==> flow/design.v <==
module bufferDepth1 #(
    parameter WIDTH = 64
) (
    input clk, reset,
    input wrEnable, rdEnable,
    input [WIDTH-1:0] dataIn,
    output [WIDTH-1:0] dataOut,
    output full, empty
);
    reg [WIDTH-1:0] memory;                      
    reg fullFlag;                                
    assign full = fullFlag;
    assign empty = ~fullFlag;
    assign dataOut = memory;                     
    always @(posedge clk) begin
        if (reset) begin
            memory <= 0;
            fullFlag <= 0;
        end
        else begin
            if (wrEnable & (!fullFlag)) begin
                memory <= dataIn;
                fullFlag <= 1;
            end
            if (rdEnable & fullFlag) begin
                fullFlag <= 0;
            end
        end
    end
endmodule
module rotating_prioritizer (
    input clk, reset,
    input polarity,
    input req0, req1,
    output grant0, grant1
);
    reg grantReg0, grantReg1;
    assign grant0 = grantReg0;
    assign grant1 = grantReg1;
    reg lastGrant0, lastGrant1;
    reg reqF0, reqF1;
    reg grantF0, grantF1;
    always @(*) begin
        if (reqF0) begin
            grantF0 = 1;
            grantF1 = 0;
        end
        else begin
            grantF0 = 0;
            grantF1 = reqF1;
        end
    end
    always @(*) begin
        if (polarity) begin
            if (lastGrant1) begin
                {reqF0, reqF1} = {req0, req1};
                {grantReg0, grantReg1} = {grantF0, grantF1};              
            end
            else begin
                {reqF0, reqF1} = {req1, req0};
                {grantReg0, grantReg1} = {grantF1, grantF0};
            end
        end
        else begin  
            if (lastGrant0) begin
                {reqF0, reqF1} = {req0, req1};
                {grantReg0, grantReg1} = {grantF0, grantF1};              
            end
            else begin
                {reqF0, reqF1} = {req1, req0};
                {grantReg0, grantReg1} = {grantF1, grantF0};
            end
        end
    end
    always @(posedge clk) begin
        if (reset) begin
            lastGrant0 <= 1;  
            lastGrant1 <= 1;
        end
        else begin
            if (polarity) begin
                if (~req0 || ~req1) begin  
                    lastGrant1 <= 1;
                end
                else begin
                    if (grantReg0) begin
                        lastGrant1 <= 0;
                    end
                    if (grantReg1) begin
                        lastGrant1 <= 1;
                    end
                end
            end
            else begin  
                if (~req0 || ~req1) begin  
                    lastGrant0 <= 1;
                end
                else begin
                    if (grantReg0) begin
                        lastGrant0 <= 0;
                    end
                    if (grantReg1) begin
                        lastGrant0 <= 1;
                    end
                end
            end
        end
    end
endmodule
module cardinal_router 
#(
    parameter PACKET_SIZE = 64
)
(
    input clk, reset,                     
    output polarity,
    input cwsi,                          
    output cwri,                         
    input [PACKET_SIZE - 1:0] cwdi,      
    input ccwsi,                         
    output ccwri,                        
    input [PACKET_SIZE - 1:0] ccwdi,     
    input pesi,                          
    output peri,                         
    input [PACKET_SIZE - 1:0] pedi,      
    output cwso,                         
    input cwro,                          
    output [PACKET_SIZE - 1:0] cwdo,     
    output ccwso,                        
    input ccwro,                         
    output [PACKET_SIZE - 1:0] ccwdo,    
    output peso,                         
    input pero,                          
    output [PACKET_SIZE - 1:0] pedo      
);
    wire fullCwi0, fullCwi1, fullCcwi0, fullCcwi1, fullPei0, fullPei1;
    wire emptyCwi0, emptyCwi1, emptyCcwi0, emptyCcwi1, emptyPei0, emptyPei1;
    reg rdEnableCwi0, rdEnableCwi1, rdEnableCcwi0, rdEnableCcwi1, rdEnablePei0, rdEnablePei1;
    reg wrEnableCwi0, wrEnableCwi1, wrEnableCcwi0, wrEnableCcwi1, wrEnablePei0, wrEnablePei1;
    wire [PACKET_SIZE - 1:0] dataCwi0, dataCwi1, dataCcwi0, dataCcwi1, dataPei0, dataPei1;
    bufferDepth1 bufCwi0
    (
        .clk(clk),
        .reset(reset),
        .full(fullCwi0),
        .empty(emptyCwi0),
        .rdEnable(rdEnableCwi0),
        .wrEnable(wrEnableCwi0),
        .dataIn(cwdi),
        .dataOut(dataCwi0)
    );
    bufferDepth1 bufCwi1
    (
        .clk(clk),
        .reset(reset),
        .full(fullCwi1),
        .empty(emptyCwi1),
        .rdEnable(rdEnableCwi1),
        .wrEnable(wrEnableCwi1),
        .dataIn(cwdi),
        .dataOut(dataCwi1)
    );
    bufferDepth1 bufCcwi0
    (
        .clk(clk),
        .reset(reset),
        .full(fullCcwi0),
        .empty(emptyCcwi0),
        .rdEnable(rdEnableCcwi0),
        .wrEnable(wrEnableCcwi0),
        .dataIn(ccwdi),
        .dataOut(dataCcwi0)
    );
    bufferDepth1 bufCcwi1
    (
        .clk(clk),
        .reset(reset),
        .full(fullCcwi1),
        .empty(emptyCcwi1),
        .rdEnable(rdEnableCcwi1),
        .wrEnable(wrEnableCcwi1),
        .dataIn(ccwdi),
        .dataOut(dataCcwi1)
    );
    bufferDepth1 bufPei0
    (
        .clk(clk),
        .reset(reset),
        .full(fullPei0),
        .empty(emptyPei0),
        .rdEnable(rdEnablePei0),
        .wrEnable(wrEnablePei0),
        .dataIn(pedi),
        .dataOut(dataPei0)
    );   
    bufferDepth1 bufPei1
    (
        .clk(clk),
        .reset(reset),
        .full(fullPei1),
        .empty(emptyPei1),
        .rdEnable(rdEnablePei1),
        .wrEnable(wrEnablePei1),
        .dataIn(pedi),
        .dataOut(dataPei1)
    ); 
    wire fullCwo0, fullCwo1, fullCcwo0, fullCcwo1, fullPeo0, fullPeo1;
    wire emptyCwo0, emptyCwo1, emptyCcwo0, emptyCcwo1, emptyPeo0, emptyPeo1;
    wire rdEnableCwo0, rdEnableCwo1, rdEnableCcwo0, rdEnableCcwo1, rdEnablePeo0, rdEnablePeo1;
    reg wrEnableCwo0, wrEnableCwo1, wrEnableCcwo0, wrEnableCcwo1, wrEnablePeo0, wrEnablePeo1;
    reg [PACKET_SIZE - 1:0] dataInCwo0, dataInCwo1, dataInCcwo0, dataInCcwo1, dataInPeo0, dataInPeo1;
    wire [PACKET_SIZE - 1:0] dataOutCwo0, dataOutCwo1, dataOutCcwo0, dataOutCcwo1, dataOutPeo0, dataOutPeo1;
    bufferDepth1 bufCwo0
    (
        .clk(clk),
        .reset(reset),
        .full(fullCwo0),
        .empty(emptyCwo0),
        .rdEnable(rdEnableCwo0),
        .wrEnable(wrEnableCwo0),
        .dataIn(dataInCwo0),
        .dataOut(dataOutCwo0)
    );
    bufferDepth1 bufCwo1
    (
        .clk(clk),
        .reset(reset),
        .full(fullCwo1),
        .empty(emptyCwo1),
        .rdEnable(rdEnableCwo1),
        .wrEnable(wrEnableCwo1),
        .dataIn(dataInCwo1),
        .dataOut(dataOutCwo1)
    );
    bufferDepth1 bufCcwo0
    (
        .clk(clk),
        .reset(reset),
        .full(fullCcwo0),
        .empty(emptyCcwo0),
        .rdEnable(rdEnableCcwo0),
        .wrEnable(wrEnableCcwo0),
        .dataIn(dataInCcwo0),
        .dataOut(dataOutCcwo0)
    );
    bufferDepth1 bufCcwo1
    (
        .clk(clk),
        .reset(reset),
        .full(fullCcwo1),
        .empty(emptyCcwo1),
        .rdEnable(rdEnableCcwo1),
        .wrEnable(wrEnableCcwo1),
        .dataIn(dataInCcwo1),
        .dataOut(dataOutCcwo1)
    );
    bufferDepth1 bufPeo0
    (
        .clk(clk),
        .reset(reset),
        .full(fullPeo0),
        .empty(emptyPeo0),
        .rdEnable(rdEnablePeo0),
        .wrEnable(wrEnablePeo0),
        .dataIn(dataInPeo0),
        .dataOut(dataOutPeo0)
    );   
    bufferDepth1 bufPeo1
    (
        .clk(clk),
        .reset(reset),
        .full(fullPeo1),
        .empty(emptyPeo1),
        .rdEnable(rdEnablePeo1),
        .wrEnable(wrEnablePeo1),
        .dataIn(dataInPeo1),
        .dataOut(dataOutPeo1)
    );  
    reg reqCwiCwo, reqCwiPeo;
    reg reqCcwiCcwo, reqCcwiPeo;
    reg reqPeiCwo, reqPeiCcwo;
    wire grantCwiCwo, grantCwiPeo; 
    wire grantCcwiCcwo, grantCcwiPeo;
    wire grantPeiCwo, grantPeiCcwo;
    rotating_prioritizer arbiterCwo
    (
        .clk(clk),
        .reset(reset),
        .polarity(polarity),
        .req0(reqCwiCwo),
        .req1(reqPeiCwo),
        .grant0(grantCwiCwo),
        .grant1(grantPeiCwo)
    );
    rotating_prioritizer arbiterCcwo
    (
        .clk(clk),
        .reset(reset),
        .polarity(polarity),
        .req0(reqCcwiCcwo),
        .req1(reqPeiCcwo),
        .grant0(grantCcwiCcwo),
        .grant1(grantPeiCcwo)
    );
    rotating_prioritizer arbiterPeo
    (
        .clk(clk),
        .reset(reset),
        .polarity(polarity),
        .req0(reqCwiPeo),
        .req1(reqCcwiPeo),
        .grant0(grantCwiPeo),
        .grant1(grantCcwiPeo)
    );
    reg cwriReg, ccwriReg, periReg;
    reg cwsoReg, ccwsoReg, pesoReg;
    reg polarityReg;
    assign cwri     = cwriReg;
    assign ccwri    = ccwriReg;
    assign peri     = periReg;
    assign cwso     = cwsoReg;
    assign ccwso    = ccwsoReg;
    assign peso     = pesoReg;
    assign cwdo = (polarityReg == 0)   ? dataOutCwo1   : dataOutCwo0;
    assign ccwdo = (polarityReg == 0)  ? dataOutCcwo1  : dataOutCcwo0;  
    assign pedo = (polarityReg == 0)   ? dataOutPeo1   : dataOutPeo0; 
    assign rdEnableCwo0     = (polarityReg == 1)   ? (cwsoReg & cwro)      : 0;
    assign rdEnableCwo1     = (polarityReg == 0)   ? (cwsoReg & cwro)      : 0;
    assign rdEnableCcwo0    = (polarityReg == 1)   ? (ccwsoReg & ccwro)    : 0;  
    assign rdEnableCcwo1    = (polarityReg == 0)   ? (ccwsoReg & ccwro)    : 0;  
    assign rdEnablePeo0     = (polarityReg == 1)   ? (pesoReg & pero)      : 0;
    assign rdEnablePeo1     = (polarityReg == 0)   ? (pesoReg & pero)      : 0;  
    assign polarity = polarityReg;
    always @(posedge clk) begin
        if (reset) begin
            polarityReg <= 0;
        end
        else begin
            polarityReg <= ~polarityReg;
        end
    end
    always @(*) begin
        if(polarityReg == 0) begin
            if(emptyCwi1) begin 
                cwriReg = 1;
            end
            else begin 
                cwriReg = 0;
            end
            if(emptyCcwi1) begin 
                ccwriReg = 1;
            end
            else begin 
                ccwriReg = 0;
            end
            if(emptyPei1) begin 
                periReg = 1; 
            end
            else begin 
                periReg = 0;
            end
        end
        else begin  
            if(emptyCwi0) begin 
                cwriReg = 1;
            end
            else begin 
                cwriReg = 0;
            end
            if(emptyCcwi0) begin 
                ccwriReg = 1;
            end
            else begin 
                ccwriReg = 0;
            end
            if(emptyPei0) begin 
                periReg = 1;
            end
            else begin 
                periReg = 0;
            end
        end
    end
    always @(*) begin
        if(polarityReg == 0) begin
            wrEnableCwi0 = 0;
            wrEnableCcwi0 = 0;
            wrEnablePei0 = 0;
            if(cwsi && cwriReg) begin 
                wrEnableCwi1 = 1;
            end
            else begin 
                wrEnableCwi1 = 0;
            end
            if(ccwsi && ccwriReg) begin
                wrEnableCcwi1 = 1;
            end
            else begin 
                wrEnableCcwi1 = 0; 
            end
            if(pesi && periReg) begin 
                wrEnablePei1 = 1;
            end
            else begin 
                wrEnablePei1 = 0;   
            end
        end
        else begin
            wrEnableCwi1 = 0;
            wrEnableCcwi1 = 0;
            wrEnablePei1 = 0;
            if(cwsi && cwriReg) begin 
                wrEnableCwi0 = 1;
            end
            else begin 
                wrEnableCwi0 = 0;
            end
            if(ccwsi && ccwriReg) begin 
                wrEnableCcwi0 = 1;
            end
            else begin 
                wrEnableCcwi0 = 0; 
            end
            if(pesi && periReg) begin 
                wrEnablePei0 = 1;
            end
            else begin 
                wrEnablePei0 = 0; 
            end
        end 
    end
    always @(*) begin
        reqCwiCwo = 0;
        reqCwiPeo = 0;
        reqCcwiCcwo = 0;
        reqCcwiPeo = 0;
        reqPeiCwo = 0;
        reqPeiCcwo = 0;
        if(polarityReg == 0) begin  
            if(fullCwi0 && (dataCwi0[48] == 1) && emptyCwo0) begin 
                reqCwiCwo = 1;
            end
            if(fullCwi0 && (dataCwi0[48] == 0) && emptyPeo0) begin 
                reqCwiPeo = 1;
            end
            if(fullCcwi0 && (dataCcwi0[48] == 1) && emptyCcwo0) begin 
                reqCcwiCcwo = 1;
            end
            if(fullCcwi0 && (dataCcwi0[48] == 0) && emptyPeo0) begin 
                reqCcwiPeo = 1;
            end
            if(fullPei0 && (dataPei0[62] == 0) && emptyCwo0) begin 
                reqPeiCwo = 1;
            end
            if(fullPei0 && (dataPei0[62] == 1) && emptyCcwo0) begin 
                reqPeiCcwo = 1;
            end
        end
        else begin  
            if(fullCwi1 && (dataCwi1[48] == 1) && emptyCwo1) begin 
                reqCwiCwo = 1;
            end
            if(fullCwi1 && (dataCwi1[48] == 0) && emptyPeo1) begin 
                reqCwiPeo = 1;
            end
            if(fullCcwi1 && (dataCcwi1[48] == 1) && emptyCcwo1) begin 
                reqCcwiCcwo = 1;
            end
            if(fullCcwi1 && (dataCcwi1[48] == 0) && emptyPeo1) begin 
                reqCcwiPeo = 1;
            end
            if(fullPei1 && (dataPei1[62] == 0) && emptyCwo1) begin 
                reqPeiCwo = 1;
            end
            if(fullPei1 && (dataPei1[62] == 1) && emptyCcwo1) begin 
                reqPeiCcwo = 1;
            end
        end
    end
    always @(*) begin
        rdEnableCwi0 = 0;
        rdEnableCwi1 = 0;
        rdEnableCcwi0 = 0;
        rdEnableCcwi1 = 0;
        rdEnablePei0 = 0;
        rdEnablePei1 = 0;
        wrEnableCwo0 = 0;
        wrEnableCwo1 = 0;
        wrEnableCcwo0 = 0;
        wrEnableCcwo1 = 0;
        wrEnablePeo0 = 0;
        wrEnablePeo1 = 0;
        dataInCwo0 = 64'bx;
        dataInCwo1 = 64'bx;
        dataInCcwo0 = 64'bx;
        dataInCcwo1 = 64'bx;
        dataInPeo0 = 64'bx;
        dataInPeo1 = 64'bx;
        if(polarityReg == 0)  
        begin
            if(grantCwiCwo) begin                            
                rdEnableCwi0 = 1;
                wrEnableCwo0 = 1;
                dataInCwo0 = dataCwi0;                       
                dataInCwo0[55-:8] = dataCwi0[55-:8] >> 1;    
            end
            if(grantCwiPeo) begin
                rdEnableCwi0 = 1;
                wrEnablePeo0 = 1;
                dataInPeo0 = dataCwi0;
                dataInPeo0[55-:8] = dataCwi0[55-:8] >> 1;
            end
            if(grantCcwiCcwo) begin
                rdEnableCcwi0 = 1;
                wrEnableCcwo0 = 1;
                dataInCcwo0 = dataCcwi0;
                dataInCcwo0[55-:8] = dataCcwi0[55-:8] >> 1;
            end
            if(grantCcwiPeo) begin
                rdEnableCcwi0 = 1;
                wrEnablePeo0 = 1;
                dataInPeo0 = dataCcwi0;
                dataInPeo0[55-:8] = dataCcwi0[55-:8] >> 1;
            end
            if(grantPeiCwo) begin
                rdEnablePei0 = 1;
                wrEnableCwo0 = 1;
                dataInCwo0 = dataPei0;
                dataInCwo0[55-:8] = dataPei0[55-:8] >> 1;
            end
            if(grantPeiCcwo) begin
                rdEnablePei0 = 1;
                wrEnableCcwo0 = 1;
                dataInCcwo0 = dataPei0;
                dataInCcwo0[55-:8] = dataPei0[55-:8] >> 1;
            end
        end
        else  
        begin
            if(grantCwiCwo) begin
                rdEnableCwi1 = 1;
                wrEnableCwo1 = 1;
                dataInCwo1 = dataCwi1;
                dataInCwo1[55-:8] = dataCwi1[55-:8] >> 1;
            end
            if(grantCwiPeo) begin
                rdEnableCwi1 = 1;
                wrEnablePeo1 = 1;
                dataInPeo1 = dataCwi1;
                dataInPeo1[55-:8] = dataCwi1[55-:8] >> 1;
            end
            if(grantCcwiCcwo) begin
                rdEnableCcwi1 = 1;
                wrEnableCcwo1 = 1;
                dataInCcwo1 = dataCcwi1;
                dataInCcwo1[55-:8] = dataCcwi1[55-:8] >> 1;
            end
            if(grantCcwiPeo) begin
                rdEnableCcwi1 = 1;
                wrEnablePeo1 = 1;
                dataInPeo1 = dataCcwi1;
                dataInPeo1[55-:8] = dataCcwi1[55-:8] >> 1;
            end
            if(grantPeiCwo) begin
                rdEnablePei1 = 1;
                wrEnableCwo1 = 1;
                dataInCwo1 = dataPei1;
                dataInCwo1[55-:8] = dataPei1[55-:8] >> 1;
            end
            if(grantPeiCcwo) begin
                rdEnablePei1 = 1;
                wrEnableCcwo1 = 1;
                dataInCcwo1 = dataPei1;
                dataInCcwo1[55-:8] = dataPei1[55-:8] >> 1;
            end
        end
    end
    always @(*) begin
        cwsoReg     = (polarityReg == 0) ? (fullCwo1 & cwro)   : (fullCwo0 & cwro);
        ccwsoReg    = (polarityReg == 0) ? (fullCcwo1 & ccwro) : (fullCcwo0 & ccwro);  
        pesoReg     = (polarityReg == 0) ? (fullPeo1 & pero)   : (fullPeo0 & pero);    
    end 
endmodule 
* From RTL to reports: cardinal_router
The steps from the RTL of cardinal_router to its reports follow in flow order.
Lines are those of the file above, counted from 1.
Cell names lack the library's common part.
A cell with n/a has no value.
- Top module :: cardinal_router
- Clock :: clk
- Library :: sky130hd
- Library corner :: tt_025C_1v80

* Word-level counts
Counts by Yosys on the flattened word-level netlist (proc, flatten, opt, wreduce; memories kept). Register bits leave out memories and registers merged into their read ports (data or address). Print and check cells are left out. Cells with the same type and inputs are merged into one.
- Output and inout port bits :: 199
- Elaborated cells :: 297
- Flip-flop bits (word level) :: 787
- Bits of input ports :: 200
- Reductions and logical operators :: 63
- Bitwise logic cells :: 52
- Mux-type cells :: 151
** Operator list (number)
- two-way mux 48 bit :: 12
- two-way mux 64 bit :: 9
- two-way mux 8 bit :: 24
- two-way mux 1 bit :: 94
- bitwise AND 1 bit :: 33
- logical AND 1 bit :: 27
- OR reduction 2 bit :: 12
- two-way mux 2 bit :: 12
- inverter 1 bit :: 19
- logical NOT 1 bit :: 12
- AND reduction 2 bit :: 6
- nonzero test 3 bit :: 3
- logical OR 1 bit :: 3

* Depth
Longest topological path by Yosys (ltp), each cell counted once; first at word level (registers and memories cut), then after technology mapping (sequential cells cut; the memories' decode and read muxes count).
- Depth after elaboration :: 15
- ABC_AREA :: 0
- Depth in mapped cells :: 11
- Gate-level depth less buffers :: 6

* Mapped cells and area
Yosys stat after the flow's synthesis: flattened, memories mapped to cells. It holds for the ABC_AREA given above (unset counts as 0); a run with the other value may have another netlist.
The area totals of this step are shown rounded.
- Cell area after synthesis :: 32600 sq um
- Flip-flop cells :: 779
- Buffers :: 313
- Cell count :: 3655
** Cells by type
- dfxtp_1 :: number 779, total area 1.56E+04 sq um
- mux2i_1 :: number 321, total area 3.21E+03 sq um
- nand2_1 :: number 786, total area 2950.33 sq um
- a211oi_1 :: number 317, total area 2.38E+03 sq um
- mux2_2 :: number 192, total area 2.16E+03 sq um
- a21oi_1 :: number 394, total area 1.97E+03 sq um
- nor2_1 :: number 342, total area 1.28E+03 sq um
- clkbuf_1 :: number 221, total area 829.546 sq um
- and2_1 :: number 64, total area 400.384 sq um
- a221o_2 :: number 31, total area 349.085 sq um
- a221o_1 :: number 32, total area 320.307 sq um
- buf_2 :: number 57, total area 285.274 sq um
- buf_4 :: number 17, total area 127.622 sq um
- buf_6 :: number 6, total area 67.565 sq um
- o21ai_0 :: number 12, total area 60.058 sq um
- or2_2 :: number 6, total area 37.536 sq um
- a32oi_1 :: number 4, total area 35.034 sq um
- buf_1 :: number 9, total area 33.782 sq um
Other cell types: 37; their cells: 65.
The figures by module come from a second, unflattened synthesis with its own total; it is not the netlist above.
- Cell total of the unflattened synthesis :: 4286
- Area total of the unflattened synthesis :: 45300 sq um
Each row is one instance without its submodules.
** By module
- bufferDepth1 :: instances 12, area 3100 sq um, cells 296
- cardinal_router :: instances 1, area 7780 sq um, cells 698
- rotating_prioritizer :: instances 3, area 110 sq um, cells 12

* Path before layout
OpenSTA on the mapped netlist: ideal clock, no wires. The path of least setup slack (recovery checks aside). Input and output delay are each 20% of the period. Register names are those of the netlist, which keeps one name where synthesis merged equal registers.
- Path type :: flip-flop to output port
- From :: register polarityReg
- To :: output port ccwdo[10]
- External output delay :: 800 ps
- Launch time at the first pin :: 0 ps
- Delay of the path :: 2173 ps
- Clock period :: 4000 ps
- Stages :: 7
- Arrival time :: 2173 ps
- Data required time :: 3200 ps
- Path buffers :: 5
- Setup slack :: 1027 ps
- Synthesis period reached :: 2973 ps
"delay of the path" = arrival - input delay + setup time.
At an output port there is no setup time.
"stages": output pins that drive a net of the path, with the launching flip-flop's if there is one; two outputs of one cell count as two.
"synthesis period reached" = period - worst setup slack (recovery checks aside). The figure is calculated, with input and output delays left at 20% of the set period.
Between the ends stands the longest chain of elaborated cells between them, by number of cells; it is not shown to be the way that was timed. Of several equally long chains one is given.
A line is the first line of the expression or statement that the cell stems from. Yosys adds cells for indexed reads and writes and turns some case tables into memories.
- Cell sequence :: dfxtp_1 -> buf_2 -> buf_2 -> clkbuf_1 -> clkbuf_1 -> clkbuf_1 -> mux2_2
- Cells in the longest elaborated chain :: 1
** RTL lines, path after synthesis
- from (decl) :: line 317 : reg polarityReg;
- from (assign) :: line 336 : polarityReg <= 0;
- from (assign) :: line 339 : polarityReg <= ~polarityReg;
- two-way mux 64 bit :: line 325 : assign ccwdo = (polarityReg == 0)  ? dataOutCcwo1  : dataOutCcwo0;
- to (decl) :: line 131 : output [PACKET_SIZE - 1:0] ccwdo,

* Worst path after layout
From the final timing report of flow run B: the path of least setup slack in the routed layout; clock arrival at registers is part of the times.
The report prints the path's times to 10 ps; the period is as set.
- Path type :: flip-flop to output port
- From :: register polarityReg
- To :: output port pedo[34]
- Data required time :: 2870 ps
- External output delay :: 720 ps
- Setup slack :: 100 ps
- Path buffers :: 2
- Clock period :: 3590 ps
- Arrival time :: 2770 ps
- Stages :: 4
- Launch time at the first pin :: 620 ps
Between the ends stands the longest chain of elaborated cells between them, by number of cells; it is not shown to be the way that was timed. Of several equally long chains one is given.
- Cell sequence :: dfxtp_4 -> buf_12 -> mux2_2 -> clkdlybuf4s50_1
- Cells in the longest elaborated chain :: 1
** RTL lines, path after layout
- from (decl) :: line 317 : reg polarityReg;
- from (assign) :: line 336 : polarityReg <= 0;
- from (assign) :: line 339 : polarityReg <= ~polarityReg;
- two-way mux 64 bit :: line 326 : assign pedo = (polarityReg == 0)   ? dataOutPeo1   : dataOutPeo0;
- to (decl) :: line 134 : output [PACKET_SIZE - 1:0] pedo

Design cardinal_router on sky130hd. What follows are 3 stored runs of the flow, each under its own settings; their order means nothing. The constraints put input and output delay at 20% of the set period each and load the outputs with 0.01 pF.
"clock period achieved": clock period set for the run, less the worst setup slack. It is reckoned from that one timing run; input and output delays stay at 20% of the period that was set.
"time of the worst setup path": the worst setup path's part of the clock period (all of it between registers, 20% less for each end at a port) less its slack. A launch clock that arrives late makes it longer, a capture clock that arrives late makes it shorter.
"total power after layout" is the tool's figure for a default switching activity; nothing was simulated.
"time of the worst setup path" is known to 10 ps.
Results are given in rounded form.

* Flow run A
** Files
==> flow/run.sh <==
#!/bin/bash
# the make line also repeats the synthesis and layout settings of config.mk as NAME=value (left out here)
make -C /OpenROAD-flow-scripts/flow DESIGN_CONFIG=/design/flow/config.mk WORK_HOME=/design/flow/orfs CLKGATE_MAP_FILE= finish
==> flow/config.mk <==
export PLATFORM = sky130hd
export DESIGN_NAME = cardinal_router
export DESIGN_NICKNAME = cardinal_router
export VERILOG_FILES = /design/flow/design.v
export SDC_FILE = /design/flow/constraint.sdc
export NUM_CORES = 4
export LEC_CHECK = 0
export ABC_AREA = 1
export CAP_MARGIN = 20
export CELL_PAD_IN_SITES_GLOBAL_PLACEMENT = 3
export CORE_ASPECT_RATIO = 1.39
export CORE_MARGIN = 2
export CORE_UTILIZATION = 40
export MIN_ROUTING_LAYER = met2
export PLACE_DENSITY_LB_ADDON = 0.25
export SLEW_MARGIN = 20
==> flow/constraint.sdc <==
create_clock -name core_clock -period 6.22 [get_ports {clk}]
set_input_delay 1.2440 -clock core_clock [delete_from_list [all_inputs] [get_ports {clk}]]
set_output_delay 1.2440 -clock core_clock [all_outputs]
set_load 0.01 [all_outputs]
** Results
Incomplete, placement halted on FLW-0024.

* Flow run B
** Files
==> flow/run.sh <==
#!/bin/bash
# the make line also repeats the synthesis and layout settings of config.mk as NAME=value (left out here)
make -C /OpenROAD-flow-scripts/flow DESIGN_CONFIG=/design/flow/config.mk WORK_HOME=/design/flow/orfs CLKGATE_MAP_FILE= finish
==> flow/config.mk <==
export PLATFORM = sky130hd
export DESIGN_NAME = cardinal_router
export DESIGN_NICKNAME = cardinal_router
export VERILOG_FILES = /design/flow/design.v
export SDC_FILE = /design/flow/constraint.sdc
export NUM_CORES = 4
export LEC_CHECK = 0
export CAP_MARGIN = 20
export CORE_MARGIN = 2
export CORE_UTILIZATION = 40
export SETUP_SLACK_MARGIN = -0.25
export SLEW_MARGIN = 20
==> flow/constraint.sdc <==
create_clock -name core_clock -period 3.59 [get_ports {clk}]
set_input_delay 0.7180 -clock core_clock [delete_from_list [all_inputs] [get_ports {clk}]]
set_output_delay 0.7180 -clock core_clock [all_outputs]
set_load 0.01 [all_outputs]
** Results
- Synthesis area :: 32600 sq um
- Die outline area :: 83900 sq um
- Standard-cell area after layout :: 40500 sq um
- Worst setup slack after layout :: 102 ps
- Setup TNS :: 0 ps
- Post-route worst hold slack :: 464 ps
- Total power after layout :: 21.2 mW
- Clock period achieved :: 3488 ps
- Time of the worst setup path :: 2770 ps
- Critical path kind :: flip-flop to output port

* Flow run C
** Files
==> flow/run.sh <==
#!/bin/bash
# the make line also repeats the synthesis and layout settings of config.mk as NAME=value (left out here)
make -C /OpenROAD-flow-scripts/flow DESIGN_CONFIG=/design/flow/config.mk WORK_HOME=/design/flow/orfs CLKGATE_MAP_FILE= finish
==> flow/config.mk <==
export PLATFORM = sky130hd
export DESIGN_NAME = cardinal_router
export DESIGN_NICKNAME = cardinal_router
export VERILOG_FILES = /design/flow/design.v
export SDC_FILE = /design/flow/constraint.sdc
export NUM_CORES = 4
export LEC_CHECK = 0
export CAP_MARGIN = 20
export CORE_MARGIN = 2
export CORE_UTILIZATION = 40
export GPL_TIMING_DRIVEN = 0
export HOLD_SLACK_MARGIN = 0.07
export SLEW_MARGIN = 20
==> flow/constraint.sdc <==
create_clock -name core_clock -period 4.0 [get_ports {clk}]
set_input_delay 0.8000 -clock core_clock [delete_from_list [all_inputs] [get_ports {clk}]]
set_output_delay 0.8000 -clock core_clock [all_outputs]
set_load 0.01 [all_outputs]
** Results
- Synthesis area :: 32600 sq um
- Die outline area :: 83900 sq um
- Standard-cell area after layout :: 40900 sq um
- Worst setup slack after layout :: -9 ps
- Setup TNS :: -16 ps
- Post-route worst hold slack :: 464 ps
- Total power after layout :: 18.9 mW
- Clock period achieved :: 4009 ps
- Time of the worst setup path :: 3210 ps
- Critical path kind :: flip-flop to output port
